==> flow/design.v <==
module FA_Structural(a,b,cin,sum,cout);
	input a,b,cin;
    output sum,cout;
    wire x,y,z;
    xor(x,a,b);
    xor(sum,x,cin);
    and(y,cin,x);
    and(z,a,b);
    or(cout,y,z);
endmodule
module RPA(a,b,cin,sum,cout);
	input [63:0] a,b;
    input cin;
    output wire [63:0] sum;
    output wire cout;
	wire c0,c1,c2,c3,c4,c5,c6,c7,c8,c9,c10,c11,c12,c13,c14,c15,c16,c17,c18,c19,c20,c21,c22,c23,c24,c25,c26,c27,c28,c29,c30,c31,c32,c33,c34,c35,c36,c37,c38,c39,c40,c41,c42,c43,c44,c45,c46,c47,c48,c49,c50,c51,c52,c53,c54,c55,c56,c57,c58,c59,c60,c61,c62;
	FA_Structural fa1(a[0],b[0],cin,sum[0],c0);
	FA_Structural fa2(a[1],b[1],c0,sum[1],c1);
	FA_Structural fa3(a[2],b[2],c1,sum[2],c2);
	FA_Structural fa4(a[3],b[3],c2,sum[3],c3);
    FA_Structural fa5(a[4],b[4],c3,sum[4],c4);
    FA_Structural fa6(a[5],b[5],c4,sum[5],c5);
    FA_Structural fa7(a[6],b[6],c5,sum[6],c6);
    FA_Structural fa8(a[7],b[7],c6,sum[7],c7);
    FA_Structural fa9(a[8],b[8],c7,sum[8],c8);
    FA_Structural fa10(a[9],b[9],c8,sum[9],c9);
    FA_Structural fa11(a[10],b[10],c9,sum[10],c10);
    FA_Structural fa12(a[11],b[11],c10,sum[11],c11);
    FA_Structural fa13(a[12],b[12],c11,sum[12],c12);
    FA_Structural fa14(a[13],b[13],c12,sum[13],c13);
    FA_Structural fa15(a[14],b[14],c13,sum[14],c14);
    FA_Structural fa16(a[15],b[15],c14,sum[15],c15);
    FA_Structural fa17(a[16],b[16],c15,sum[16],c16);
    FA_Structural fa18(a[17],b[17],c16,sum[17],c17);
    FA_Structural fa19(a[18],b[18],c17,sum[18],c18);
    FA_Structural fa20(a[19],b[19],c18,sum[19],c19);
    FA_Structural fa21(a[20],b[20],c19,sum[20],c20);
    FA_Structural fa22(a[21],b[21],c20,sum[21],c21);
    FA_Structural fa23(a[22],b[22],c21,sum[22],c22);
    FA_Structural fa24(a[23],b[23],c22,sum[23],c23);
    FA_Structural fa25(a[24],b[24],c23,sum[24],c24);
    FA_Structural fa26(a[25],b[25],c24,sum[25],c25);
    FA_Structural fa27(a[26],b[26],c25,sum[26],c26);
    FA_Structural fa28(a[27],b[27],c26,sum[27],c27);
    FA_Structural fa29(a[28],b[28],c27,sum[28],c28);
    FA_Structural fa30(a[29],b[29],c28,sum[29],c29);
    FA_Structural fa31(a[30],b[30],c29,sum[30],c30);
    FA_Structural fa32(a[31],b[31],c30,sum[31],c31);
    FA_Structural fa33(a[32],b[32],c31,sum[32],c32);
    FA_Structural fa34(a[33],b[33],c32,sum[33],c33);
    FA_Structural fa35(a[34],b[34],c33,sum[34],c34);
    FA_Structural fa36(a[35],b[35],c34,sum[35],c35);
    FA_Structural fa37(a[36],b[36],c35,sum[36],c36);	
    FA_Structural fa38(a[37],b[37],c36,sum[37],c37);
    FA_Structural fa39(a[38],b[38],c37,sum[38],c38);
    FA_Structural fa40(a[39],b[39],c38,sum[39],c39);
    FA_Structural fa41(a[40],b[40],c39,sum[40],c40);
    FA_Structural fa42(a[41],b[41],c40,sum[41],c41);
    FA_Structural fa43(a[42],b[42],c41,sum[42],c42);
    FA_Structural fa44(a[43],b[43],c42,sum[43],c43);
    FA_Structural fa45(a[44],b[44],c43,sum[44],c44);
    FA_Structural fa46(a[45],b[45],c44,sum[45],c45);
    FA_Structural fa47(a[46],b[46],c45,sum[46],c46);
    FA_Structural fa48(a[47],b[47],c46,sum[47],c47);
    FA_Structural fa49(a[48],b[48],c47,sum[48],c48);
    FA_Structural fa50(a[49],b[49],c48,sum[49],c49);
    FA_Structural fa51(a[50],b[50],c49,sum[50],c50);
    FA_Structural fa52(a[51],b[51],c50,sum[51],c51);
    FA_Structural fa53(a[52],b[52],c51,sum[52],c52);
    FA_Structural fa54(a[53],b[53],c52,sum[53],c53);
    FA_Structural fa55(a[54],b[54],c53,sum[54],c54);
    FA_Structural fa56(a[55],b[55],c54,sum[55],c55);
    FA_Structural fa57(a[56],b[56],c55,sum[56],c56);
    FA_Structural fa58(a[57],b[57],c56,sum[57],c57);
    FA_Structural fa59(a[58],b[58],c57,sum[58],c58);
    FA_Structural fa60(a[59],b[59],c58,sum[59],c59);
    FA_Structural fa61(a[60],b[60],c59,sum[60],c60);
    FA_Structural fa62(a[61],b[61],c60,sum[61],c61);
    FA_Structural fa63(a[62],b[62],c61,sum[62],c62);
    FA_Structural fa64(a[63],b[63],c62,sum[63],cout);
endmodule
module swap(input [63:0]in1, input [63:0]in2, output reg [63:0]out1, output reg [63:0]out2);
    always @(in1 or in2)
    begin
        if(in2[62:0]>in1[62:0])
        begin
            out2 = in1;
            out1 = in2;
        end
        else
        begin
            out1 = in1;
            out2 = in2;
        end
    end
endmodule
module shifter(input [63:0]A, input [10:0]shift, output [63:0]B);
    assign B = A>>shift;
endmodule
module split(input [63:0]A, output sign, output [10:0]exp, output [51:0]man);
    assign sign = A[63];
    assign exp  = A[62:52];
    assign man  = A[51:0];
endmodule
module dfa(input [63:0] I1, input [63:0] I2, output reg [63:0] Final_exp);
    wire[63:0] A,B;
    swap SW(I1,I2,A,B); 
    wire S1,S2;        
    wire [10:0] E1,E2; 
    wire [51:0] M1,M2; 
    split SP1(A,S1,E1,M1); 
    split SP2(B,S2,E2,M2); 
    wire [10:0]Expdiff; 
    assign Expdiff = E1-E2;
    wire [63:0] T1,T2,T3;  
    assign T1= {|E1,M1};   
    assign T2= {|E2,M2};   
    shifter BS(T2,Expdiff,T3); 
    wire [63:0]T4;
    assign T4 = {64{S1^S2}}^T3; 
    wire [63:0]Sum;
    wire Carry;
    RPA C1(T1,T4,S1^S2,Sum,Carry); 
    reg [51:0] M3,tmp; 
    reg [10:0] E3;
    integer i, j;
    reg found;
    always @(*)
    begin
        i=53;
        j=0;
        found=1'b0;
        tmp=Sum[51:0];
        if(Sum[53]==1)
        begin 
            M3=Sum[52:1];
            E3 = E1 + 1'b1;
        end
        else if(Sum[52]==0)
        begin
            for(j=1;j<=52;j=j+1)
            begin
                if(!found && Sum[52-j]==1'b1)
                begin
                    i=j;
                    found=1'b1;
                end
            end
            E3=E1-i;
            tmp=Sum[51:0];
            M3=tmp<<i;
        end
        else
        begin
            M3=Sum[51:0];
            E3=E1;
        end
    end
    always@(*) begin
        if(&E1 == 1'b1 || &E2 == 1'b1) begin
            Final_exp = 64'b0_11111111111_1111111111111111111111111111111111111111111111111111;	
        end
        else if((|E1== 1'b0) && (|M1[51:0]== 1'b0)) begin
            Final_exp = {S2,E2,M2[51:0]};
        end
        else if((|E2== 1'b0) && (|M2[51:0]== 1'b0)) begin
            Final_exp = {S1,E1,M1[51:0]};
        end
        else if(Sum[63:0] == 63'b0) begin
            Final_exp=64'b0;
        end
        else begin
            Final_exp = {S1,{11{|Sum}} & E3,M3};
        end
    end
endmodule
module fp64_add(input clk, input [63:0] a, input [63:0] b, output reg [63:0] s);
    reg  [63:0] a_q, b_q;
    wire [63:0] sum;
    dfa u_dfa(.I1(a_q), .I2(b_q), .Final_exp(sum));
    always @(posedge clk) begin
        a_q <= a;
        b_q <= b;
        s   <= sum;
    end
endmodule
=== From RTL to reports: fp64_add ===
Module fp64_add before and after one edit of its RTL, step after step.
Lines under "original" count in the file above, lines under "edited" in the edited file.
"change" is "edited" less "original", of the values as shown; "relative change" is that difference over "original", in percent.
Operators carry their Yosys type and port widths (W data, S select, Z words).
Cell names lack the library's common part.
A cell with -- has no value.

* Design top: fp64_add
* Clock port: clk
* Standard-cell library: sky130hd
* Library corner: tt_025C_1v80

=== The edit ===
Unified diff, file above to edited file.
The edit is scripted: it alters the design's behaviour and was not made to optimise anything.

<pre>
@@ -175,5 +175,7 @@
     end
 endmodule
-module fp64_add(input clk, input [63:0] a, input [63:0] b, output reg [63:0] s);
+module fp64_add(input clk, input [63:0] a, input [63:0] b, output reg [63:0] s_out);
+    reg [63:0] s;
+    always @(posedge clk) s_out <= s;
     reg  [63:0] a_q, b_q;
     wire [63:0] sum;
</pre>

=== After elaboration ===
Source: Yosys, flattened and elaborated, memories not mapped. Widths are those after wreduce; folded enables and synchronous resets count as part of the registers. Registers that Yosys merges into a memory's read port (data or address) are not register bits. Print and check cells do not count. Equal cells are merged and count once.

{| class="wikitable"
|+ Cells by class
! what !! original !! edited !! change !! relative change (%)
|-
| add/sub/neg operators || 3 || 3 || 0 || 0.00
|-
| order comparisons || 1 || 1 || 0 || 0.00
|-
| shifts and indexed selects || 2 || 2 || 0 || 0.00
|-
| muxes and demuxes || 216 || 216 || 0 || 0.00
|-
| bitwise operators || 293 || 293 || 0 || 0.00
|-
| reduce/logical cells || 113 || 113 || 0 || 0.00
|}

{| class="wikitable"
|+ Operator list
! cell !! original !! edited !! change !! relative change (%)
|-
| $mux W1 || 153 || 153 || 0 || 0.00
|-
| $xor A1 B1 Y1 || 118 || 118 || 0 || 0.00
|-
| $and A1 B1 Y1 || 116 || 116 || 0 || 0.00
|-
| $logic_and A1 B1 Y1 || 53 || 53 || 0 || 0.00
|-
| $mux W32 || 53 || 53 || 0 || 0.00
|-
| $or A1 B1 Y1 || 53 || 53 || 0 || 0.00
|-
| $logic_not A1 Y1 || 51 || 51 || 0 || 0.00
|-
| $mux W64 || 5 || 5 || 0 || 0.00
|-
| $not A1 Y1 || 4 || 4 || 0 || 0.00
|-
| $mux W11 || 2 || 2 || 0 || 0.00
|-
| $mux W52 || 2 || 2 || 0 || 0.00
|-
| $reduce_and A11 Y1 || 2 || 2 || 0 || 0.00
|-
| $reduce_or A11 Y1 || 2 || 2 || 0 || 0.00
|-
| $reduce_or A52 Y1 || 2 || 2 || 0 || 0.00
|-
| $sub A11 B11 Y11 || 2 || 2 || 0 || 0.00
|-
| $add A11 B1 Y11 const B || 1 || 1 || 0 || 0.00
|-
| $and A11 B11 Y11 || 1 || 1 || 0 || 0.00
|-
| $gt A63 B63 Y1 || 1 || 1 || 0 || 0.00
|-
| $logic_not A64 Y1 || 1 || 1 || 0 || 0.00
|-
| $logic_or A1 B1 Y1 || 1 || 1 || 0 || 0.00
|-
| $mux W6 || 1 || 1 || 0 || 0.00
|-
| $reduce_or A64 Y1 || 1 || 1 || 0 || 0.00
|-
| $shl A52 B32 Y52 || 1 || 1 || 0 || 0.00
|-
| $shr A53 B11 Y64 || 1 || 1 || 0 || 0.00
|-
| $xor A64 B64 Y64 || 1 || 1 || 0 || 0.00
|}

{| class="wikitable"
|+ Bit counts
! what !! original !! edited !! change !! relative change (%)
|-
| bits in registers || 192 || 256 || +64 || +33.33
|-
| input bits || 129 || 129 || 0 || 0.00
|-
| output and inout bits || 64 || 64 || 0 || 0.00
|-
| word-level cells || 631 || 632 || +1 || +0.16
|}

=== Longest topological paths ===
Depth = most cells in a row (Yosys ltp): at word level without a register or memory, in the mapped netlist without a sequential cell, where the memories' decode and read muxes count.

{| class="wikitable"
|+ Depth
! what !! original !! edited !! change !! relative change (%)
|-
| depth in word-level cells || 376 || 376 || 0 || 0.00
|-
| ABC_AREA || 0 || 0 || -- || --
|-
| depth in mapped cells || 116 || 114 || -2 || -1.72
|-
| mapped depth without buffers || 100 || 101 || +1 || +1.00
|}

=== Netlist ===
Source: synth_stat.txt of the flow (Yosys; design flattened, memories mapped). It holds for the ABC_AREA given above (unset counts as 0); a run with the other value may have another netlist.

{| class="wikitable"
|+ Cell types
! type !! original !! edited !! change !! relative change (%)
|-
| a21oi_1 || 254 || 165 || -89 || -35.04
|-
| dfxtp_1 || 192 || 256 || +64 || +33.33
|-
| nand3_1 || 62 || 105 || +43 || +69.35
|-
| mux2i_1 || 129 || 161 || +32 || +24.81
|-
| nor4_1 || 57 || 33 || -24 || -42.11
|-
| clkbuf_8 || 0 || 16 || +16 || --
|-
| nor2_1 || 264 || 250 || -14 || -5.30
|-
| nand2_1 || 341 || 328 || -13 || -3.81
|-
| nor3_1 || 44 || 57 || +13 || +29.55
|-
| a211oi_1 || 34 || 45 || +11 || +32.35
|-
| nor2b_1 || 14 || 4 || -10 || -71.43
|-
| or4_1 || 14 || 4 || -10 || -71.43
|-
| mux4_2 || 31 || 22 || -9 || -29.03
|-
| buf_6 || 3 || 12 || +9 || +300.00
|-
| clkbuf_1 || 137 || 129 || -8 || -5.84
|-
| buf_2 || 24 || 16 || -8 || -33.33
|-
| and2_1 || 27 || 20 || -7 || -25.93
|-
| a22oi_1 || 24 || 17 || -7 || -29.17
|}

Not every row of either side is listed.

{| class="wikitable"
|+ Mapped netlist
! what !! original !! edited !! change !! relative change (%)
|-
| standard cells after synthesis || 2719 || 2765 || +46 || +1.69
|-
| chip area (Yosys) (um2) || 20165.6 || 21658.3 || +1492.7 || +7.40
|-
| area of sequential cells (um2) || 3843.7 || 5124.9 || +1281.2 || +33.33
|-
| flip-flops || 192 || 256 || +64 || +33.33
|-
| buffers || 196 || 208 || +12 || +6.12
|}

By module: a second synthesis without flattening, with its own total; a netlist apart from the flattened one above.

{| class="wikitable"
|+ Second synthesis, totals
! what !! original !! edited !! change !! relative change (%)
|-
| cells (unflattened synthesis) || 2727 || 2791 || +64 || +2.35
|-
| area total of the unflattened synthesis (um2) || 23953.0 || 25234.2 || +1281.2 || +5.35
|}

Rows give one instance, submodules left out.

{| class="wikitable"
|+ By module, original
! module !! times used !! cells !! area (um2) !! sequential area (um2)
|-
| dfa || 1 || 1421 || 8777.2 || 0.0
|-
| shifter || 1 || 553 || 5270.1 || 0.0
|-
| fp64_add || 1 || 192 || 3843.7 || 3843.7
|-
| swap || 1 || 369 || 3819.9 || 0.0
|-
| FA_Structural || 64 || 1 || 20.0 || 0.0
|-
| split || 2 || 64 || 480.5 || 0.0
|-
| RPA || 1 || 0 || 0.0 || 0.0
|}

{| class="wikitable"
|+ By module, edited
! module !! times used !! cells !! area (um2) !! sequential area (um2)
|-
| dfa || 1 || 1421 || 8777.2 || 0.0
|-
| shifter || 1 || 553 || 5270.1 || 0.0
|-
| fp64_add || 1 || 256 || 5124.9 || 5124.9
|-
| swap || 1 || 369 || 3819.9 || 0.0
|-
| FA_Structural || 64 || 1 || 20.0 || 0.0
|-
| split || 2 || 64 || 480.5 || 0.0
|-
| RPA || 1 || 0 || 0.0 || 0.0
|}

=== Worst setup path after synthesis ===
OpenSTA on the mapped netlist: ideal clock, no wires. The path of least setup slack (recovery checks aside). Input and output delay are each 20% of the period. Register names are those of the netlist, which keeps one name where synthesis merged equal registers.

{| class="wikitable"
|+ Timing path post-synthesis
! what !! original !! edited !! change !! relative change (%)
|-
| path kind || register to register || register to register || -- || --
|-
| start point || reg a_q[55] || reg a_q[55] || -- || --
|-
| end point || reg s[61] || reg s[61] || -- || --
|-
| clock period (ns) || 30.0 || 30.0 || 0.0 || 0.00
|-
| library setup time (ns) || 0.141 || 0.143 || +0.002 || --
|-
| launch time at the first pin (ns) || 0.000 || 0.000 || 0.000 || --
|-
| arrival time (ns) || 32.229 || 30.889 || -1.340 || -4.16
|-
| data required time (ns) || 29.859 || 29.857 || -0.002 || -0.01
|-
| path slack (ns) || -2.370 || -1.032 || +1.338 || --
|-
| delay of the path (ns) || 32.370 || 31.032 || -1.338 || -4.13
|-
| driving pins on the path || 110 || 114 || +4 || +3.64
|-
| buffers on the path || 19 || 16 || -3 || -15.79
|-
| synthesis period reached (ns) || 32.37 || 31.032 || -1.338 || -4.13
|}

"delay of the path" is the arrival time less input delay plus setup time.
"driving pins on the path": output pins that drive a net of the path, with the launching flip-flop's if there is one; two outputs of one cell count as two.
"synthesis period reached" is the clock period less the worst setup slack; recovery checks do not enter. This is arithmetic on one report: input and output delays are still those of the set period (20% each).
The rows between start and end are the longest chain of elaborated cells between them; the timing report does not say that the signal goes this way. Where chains are equally long, one stands for them.
A line is the first line of the expression or statement that the cell stems from. Yosys adds cells for indexed reads and writes and turns some case tables into memories.

On the way, post-synthesis, original:
* Cells stage by stage: dfxtp_1 clkbuf_1 inv_1 ha_1 clkbuf_1 nand4_1 a211oi_1 o21ai_2 nand2_4 buf_6 buf_6 clkbuf_1 buf_1 buf_1 clkbuf_1 clkbuf_1 clkbuf_1 clkbuf_1 [74 not listed] inv_1 or3_1 o41ai_1 inv_2 clkbuf_1 clkbuf_1 ha_1 a21o_1 a21o_1 and2_1 o21ai_0 nand2b_1 a2111oi_0 and3_1 o21ai_0 xor2_1 nand2_1 o211ai_1
* Cells in the longest elaborated chain: 376
* Elaborated cells on any way between the ends: 625
* Those cells by class: add/sub (3); compare (1); shift (1); mux (214); logic (293); reduce/logical (113)

{| class="wikitable"
|+ Ends and longest elaborated chain, post-synthesis, original
! what !! line !! text
|-
| from (decl) || 178 || <nowiki>reg  [63:0] a_q, b_q;</nowiki>
|-
| from (assign) || 182 || <nowiki>a_q <= a;</nowiki>
|-
| $gt A63 B63 Y1 || 85 || <nowiki>if(in2[62:0]>in1[62:0])</nowiki>
|-
| $mux W64 || 85 ||
|-
| $sub A11 B11 Y11 || 114 || <nowiki>assign Expdiff = E1-E2;</nowiki>
|-
| $shr A53 B11 Y64 || 98 || <nowiki>assign B = A>>shift;</nowiki>
|-
| $xor A64 B64 Y64 || 120 || <nowiki>assign T4 = {64{S1^S2}}^T3;</nowiki>
|-
| $xor A1 B1 Y1 || 5 || <nowiki>xor(x,a,b);</nowiki>
|-
| $and A1 B1 Y1 || 7 || <nowiki>and(y,cin,x);</nowiki>
|-
| [362 not listed] || -- ||
|-
| $sub A11 B11 Y11 || 149 || <nowiki>E3=E1-i;</nowiki>
|-
| $mux W11 || 139 || <nowiki>else if(Sum[52]==0)</nowiki>
|-
| $mux W11 || 134 || <nowiki>if(Sum[53]==1)</nowiki>
|-
| $and A11 B11 Y11 || 173 || <nowiki>Final_exp = {S1,{11{|Sum}} & E3,M3};</nowiki>
|-
| $mux W64 || 169 || <nowiki>else if(Sum[63:0] == 63'b0) begin</nowiki>
|-
| $mux W64 || 166 || <nowiki>else if((|E2== 1'b0) && (|M2[51:0]== 1'b0)) begin</nowiki>
|-
| $mux W64 || 163 || <nowiki>else if((|E1== 1'b0) && (|M1[51:0]== 1'b0)) begin</nowiki>
|-
| to (assign) || 184 || <nowiki>s   <= sum;</nowiki>
|-
| to (decl) || 177 || <nowiki>module fp64_add(input clk, input [63:0] a, input [63:0] b, output reg [63:0] s);</nowiki>
|}

On the way, post-synthesis, edited:
* Cells stage by stage: dfxtp_1 inv_1 ha_1 clkbuf_1 nand3_1 nor3_1 o311ai_0 a311oi_1 o21ai_2 nand2_1 buf_4 buf_6 buf_4 buf_2 clkbuf_1 clkbuf_1 clkbuf_1 buf_1 [78 not listed] o21ai_0 o21a_1 clkbuf_8 inv_1 buf_1 buf_1 buf_2 ha_1 a21o_1 a21o_1 and2_1 o21a_1 nor2_1 o211a_1 nand3_1 a21o_1 xnor2_1 o221ai_1
* Cells in the longest elaborated chain: 376
* Elaborated cells on any way between the ends: 625
* Those cells by class: add/sub (3); compare (1); shift (1); mux (214); logic (293); reduce/logical (113)

{| class="wikitable"
|+ Ends and longest elaborated chain, post-synthesis, edited
! what !! line !! text
|-
| from (decl) || 180 || <nowiki>reg  [63:0] a_q, b_q;</nowiki>
|-
| from (assign) || 184 || <nowiki>a_q <= a;</nowiki>
|-
| $gt A63 B63 Y1 || 85 || <nowiki>if(in2[62:0]>in1[62:0])</nowiki>
|-
| $mux W64 || 85 ||
|-
| $sub A11 B11 Y11 || 114 || <nowiki>assign Expdiff = E1-E2;</nowiki>
|-
| $shr A53 B11 Y64 || 98 || <nowiki>assign B = A>>shift;</nowiki>
|-
| $xor A64 B64 Y64 || 120 || <nowiki>assign T4 = {64{S1^S2}}^T3;</nowiki>
|-
| $xor A1 B1 Y1 || 5 || <nowiki>xor(x,a,b);</nowiki>
|-
| $and A1 B1 Y1 || 7 || <nowiki>and(y,cin,x);</nowiki>
|-
| [362 not listed] || -- ||
|-
| $sub A11 B11 Y11 || 149 || <nowiki>E3=E1-i;</nowiki>
|-
| $mux W11 || 139 || <nowiki>else if(Sum[52]==0)</nowiki>
|-
| $mux W11 || 134 || <nowiki>if(Sum[53]==1)</nowiki>
|-
| $and A11 B11 Y11 || 173 || <nowiki>Final_exp = {S1,{11{|Sum}} & E3,M3};</nowiki>
|-
| $mux W64 || 169 || <nowiki>else if(Sum[63:0] == 63'b0) begin</nowiki>
|-
| $mux W64 || 166 || <nowiki>else if((|E2== 1'b0) && (|M2[51:0]== 1'b0)) begin</nowiki>
|-
| $mux W64 || 163 || <nowiki>else if((|E1== 1'b0) && (|M1[51:0]== 1'b0)) begin</nowiki>
|-
| to (assign) || 186 || <nowiki>s   <= sum;</nowiki>
|-
| to (decl) || 178 || <nowiki>reg [63:0] s;</nowiki>
|}

=== Worst path after layout ===
From the final timing report of the runs of set A: the path of least setup slack in the routed layout; clock arrival at registers is part of the times.

{| class="wikitable"
|+ Timing path after layout
! what !! original !! edited !! change !! relative change (%)
|-
| path kind || register to register || register to register || -- || --
|-
| start point || reg a_q[4] || reg a_q[60] || -- || --
|-
| end point || reg s[31] || reg s[47] || -- || --
|-
| clock period (ns) || 30.0 || 30.0 || 0.0 || 0.00
|-
| library setup time (ns) || 0.08 || 0.14 || +0.06 || --
|-
| launch time at the first pin (ns) || 0.52 || 0.57 || +0.05 || +9.62
|-
| arrival time (ns) || 29.68 || 29.60 || -0.08 || -0.27
|-
| data required time (ns) || 30.42 || 30.42 || 0.00 || 0.00
|-
| path slack (ns) || 0.74 || 0.81 || +0.07 || --
|-
| driving pins on the path || 92 || 95 || +3 || +3.26
|-
| buffers on the path || 3 || 2 || -1 || -33.33
|}

The rows between start and end are the longest chain of elaborated cells between them; the timing report does not say that the signal goes this way. Where chains are equally long, one stands for them.

On the way, after layout, original:
* Cells stage by stage: dfxtp_2 inv_1 ha_1 a211o_1 a31oi_1 a21oi_1 o41a_1 o311a_2 nor2_8 buf_12 nor2_1 a211oi_1 a21oi_1 mux2i_2 nand2_1 nand3_1 a21oi_2 a21oi_1 [56 not listed] nor2_2 nand2_1 o2bb2ai_1 a22oi_1 o21ai_1 a21oi_2 and2_4 buf_12 nor2b_1 nor2_1 nor2_1 nor2_1 a21o_1 mux2i_1 buf_4 o211ai_1 a21oi_1 o31a_1
* Cells in the longest elaborated chain: 375
* Elaborated cells on any way between the ends: 622
* Those cells by class: add/sub (1); compare (1); shift (2); mux (214); logic (292); reduce/logical (112)

{| class="wikitable"
|+ Ends and longest elaborated chain, after layout, original
! what !! line !! text
|-
| from (decl) || 178 || <nowiki>reg  [63:0] a_q, b_q;</nowiki>
|-
| from (assign) || 182 || <nowiki>a_q <= a;</nowiki>
|-
| $gt A63 B63 Y1 || 85 || <nowiki>if(in2[62:0]>in1[62:0])</nowiki>
|-
| $mux W64 || 85 ||
|-
| $sub A11 B11 Y11 || 114 || <nowiki>assign Expdiff = E1-E2;</nowiki>
|-
| $shr A53 B11 Y64 || 98 || <nowiki>assign B = A>>shift;</nowiki>
|-
| $xor A64 B64 Y64 || 120 || <nowiki>assign T4 = {64{S1^S2}}^T3;</nowiki>
|-
| $xor A1 B1 Y1 || 5 || <nowiki>xor(x,a,b);</nowiki>
|-
| $and A1 B1 Y1 || 7 || <nowiki>and(y,cin,x);</nowiki>
|-
| [361 not listed] || -- ||
|-
| $mux W32 || 134 || <nowiki>if(Sum[53]==1)</nowiki>
|-
| $shl A52 B32 Y52 || 151 || <nowiki>M3=tmp<<i;</nowiki>
|-
| $mux W52 || 139 || <nowiki>else if(Sum[52]==0)</nowiki>
|-
| $mux W52 || 134 ||
|-
| $mux W64 || 169 || <nowiki>else if(Sum[63:0] == 63'b0) begin</nowiki>
|-
| $mux W64 || 166 || <nowiki>else if((|E2== 1'b0) && (|M2[51:0]== 1'b0)) begin</nowiki>
|-
| $mux W64 || 163 || <nowiki>else if((|E1== 1'b0) && (|M1[51:0]== 1'b0)) begin</nowiki>
|-
| to (assign) || 184 || <nowiki>s   <= sum;</nowiki>
|-
| to (decl) || 177 || <nowiki>module fp64_add(input clk, input [63:0] a, input [63:0] b, output reg [63:0] s);</nowiki>
|}

On the way, after layout, edited:
* Cells stage by stage: dfxtp_2 inv_2 ha_4 nand4_1 or4_4 nor4_4 and3b_1 o21ai_2 and3_4 a21oi_1 ha_2 nand2_1 nand2_1 a21oi_1 o22ai_1 mux2i_1 o211ai_1 xnor2_2 [59 not listed] nand4_1 nor3_4 and2_1 clkinv_1 nor2_2 nand2_2 o21ai_0 a21oi_1 o211ai_2 a31oi_4 buf_4 buf_4 a21oi_1 a311oi_1 a32o_1 o21ai_0 a221oi_1 o21ai_1
* Cells in the longest elaborated chain: 375
* Elaborated cells on any way between the ends: 622
* Those cells by class: add/sub (1); compare (1); shift (2); mux (214); logic (292); reduce/logical (112)

{| class="wikitable"
|+ Ends and longest elaborated chain, after layout, edited
! what !! line !! text
|-
| from (decl) || 180 || <nowiki>reg  [63:0] a_q, b_q;</nowiki>
|-
| from (assign) || 184 || <nowiki>a_q <= a;</nowiki>
|-
| $gt A63 B63 Y1 || 85 || <nowiki>if(in2[62:0]>in1[62:0])</nowiki>
|-
| $mux W64 || 85 ||
|-
| $sub A11 B11 Y11 || 114 || <nowiki>assign Expdiff = E1-E2;</nowiki>
|-
| $shr A53 B11 Y64 || 98 || <nowiki>assign B = A>>shift;</nowiki>
|-
| $xor A64 B64 Y64 || 120 || <nowiki>assign T4 = {64{S1^S2}}^T3;</nowiki>
|-
| $xor A1 B1 Y1 || 5 || <nowiki>xor(x,a,b);</nowiki>
|-
| $and A1 B1 Y1 || 7 || <nowiki>and(y,cin,x);</nowiki>
|-
| [361 not listed] || -- ||
|-
| $mux W32 || 134 || <nowiki>if(Sum[53]==1)</nowiki>
|-
| $shl A52 B32 Y52 || 151 || <nowiki>M3=tmp<<i;</nowiki>
|-
| $mux W52 || 139 || <nowiki>else if(Sum[52]==0)</nowiki>
|-
| $mux W52 || 134 ||
|-
| $mux W64 || 169 || <nowiki>else if(Sum[63:0] == 63'b0) begin</nowiki>
|-
| $mux W64 || 166 || <nowiki>else if((|E2== 1'b0) && (|M2[51:0]== 1'b0)) begin</nowiki>
|-
| $mux W64 || 163 || <nowiki>else if((|E1== 1'b0) && (|M1[51:0]== 1'b0)) begin</nowiki>
|-
| to (assign) || 186 || <nowiki>s   <= sum;</nowiki>
|-
| to (decl) || 178 || <nowiki>reg [63:0] s;</nowiki>
|}

=== Flow runs ===
Both versions went through the flow (Yosys, OpenROAD) with the same settings in each pair. Constraints: input delay and output delay 20% of the set period each, output load 0.01 pF.

Flow settings, set A:
* CORE_UTILIZATION: 25
* period_ns: 30.0
* CAP_MARGIN: 20
* CORE_MARGIN: 2
* SLEW_MARGIN: 20

{| class="wikitable"
|+ Measured results, set A
! what !! original !! edited !! change !! relative change (%)
|-
| synthesis area (um2) || 20165.6 || 21658.3 || +1492.7 || +7.40
|-
| area of the die (um2) || 82949.8 || 89003.8 || +6054.0 || +7.30
|-
| standard-cell area after layout (um2) || 25197.9 || 26860.8 || +1662.9 || +6.60
|-
| post-route utilization (%) || 31.4 || 31.4 || 0.0 || --
|-
| worst slack on setup checks (ns) || 0.741 || 0.813 || +0.072 || --
|-
| post-route setup TNS (ns) || 0.000 || 0.000 || 0.000 || --
|-
| worst hold slack in the final report (ns) || 0.664 || 0.319 || -0.345 || --
|-
| period achieved (ns) || 29.259 || 29.187 || -0.072 || -0.25
|}

Flow settings, set B:
* CORE_ASPECT_RATIO: 0.5
* CORE_MARGIN: 5
* CORE_UTILIZATION: 51
* CTS_CLUSTER_DIAMETER: 292
* MIN_ROUTING_LAYER: met1
* PLACE_DENSITY_LB_ADDON: 0.13
* SETUP_SLACK_MARGIN: 0.29
* SLEW_MARGIN: 25
* period_ns: 32.3
* CAP_MARGIN: 20

{| class="wikitable"
|+ Measured results, set B
! what !! original !! edited !! change !! relative change (%)
|-
| synthesis area (um2) || 20165.6 || 21658.3 || +1492.7 || +7.40
|-
| area of the die (um2) || 43857.7 || 46939.5 || +3081.8 || +7.03
|-
| standard-cell area after layout (um2) || 23518.8 || 24847.6 || +1328.8 || +5.65
|-
| post-route utilization (%) || 60.3 || 59.2 || -1.1 || --
|-
| worst slack on setup checks (ns) || 0.754 || 0.832 || +0.078 || --
|-
| post-route setup TNS (ns) || 0.000 || 0.000 || 0.000 || --
|-
| worst hold slack in the final report (ns) || 0.667 || 0.321 || -0.346 || --
|-
| period achieved (ns) || 31.546 || 31.468 || -0.078 || -0.25
|}

"period achieved": clock period set for the run, less the worst setup slack. It is reckoned from that one timing run; input and output delays stay at 20% of the period that was set.
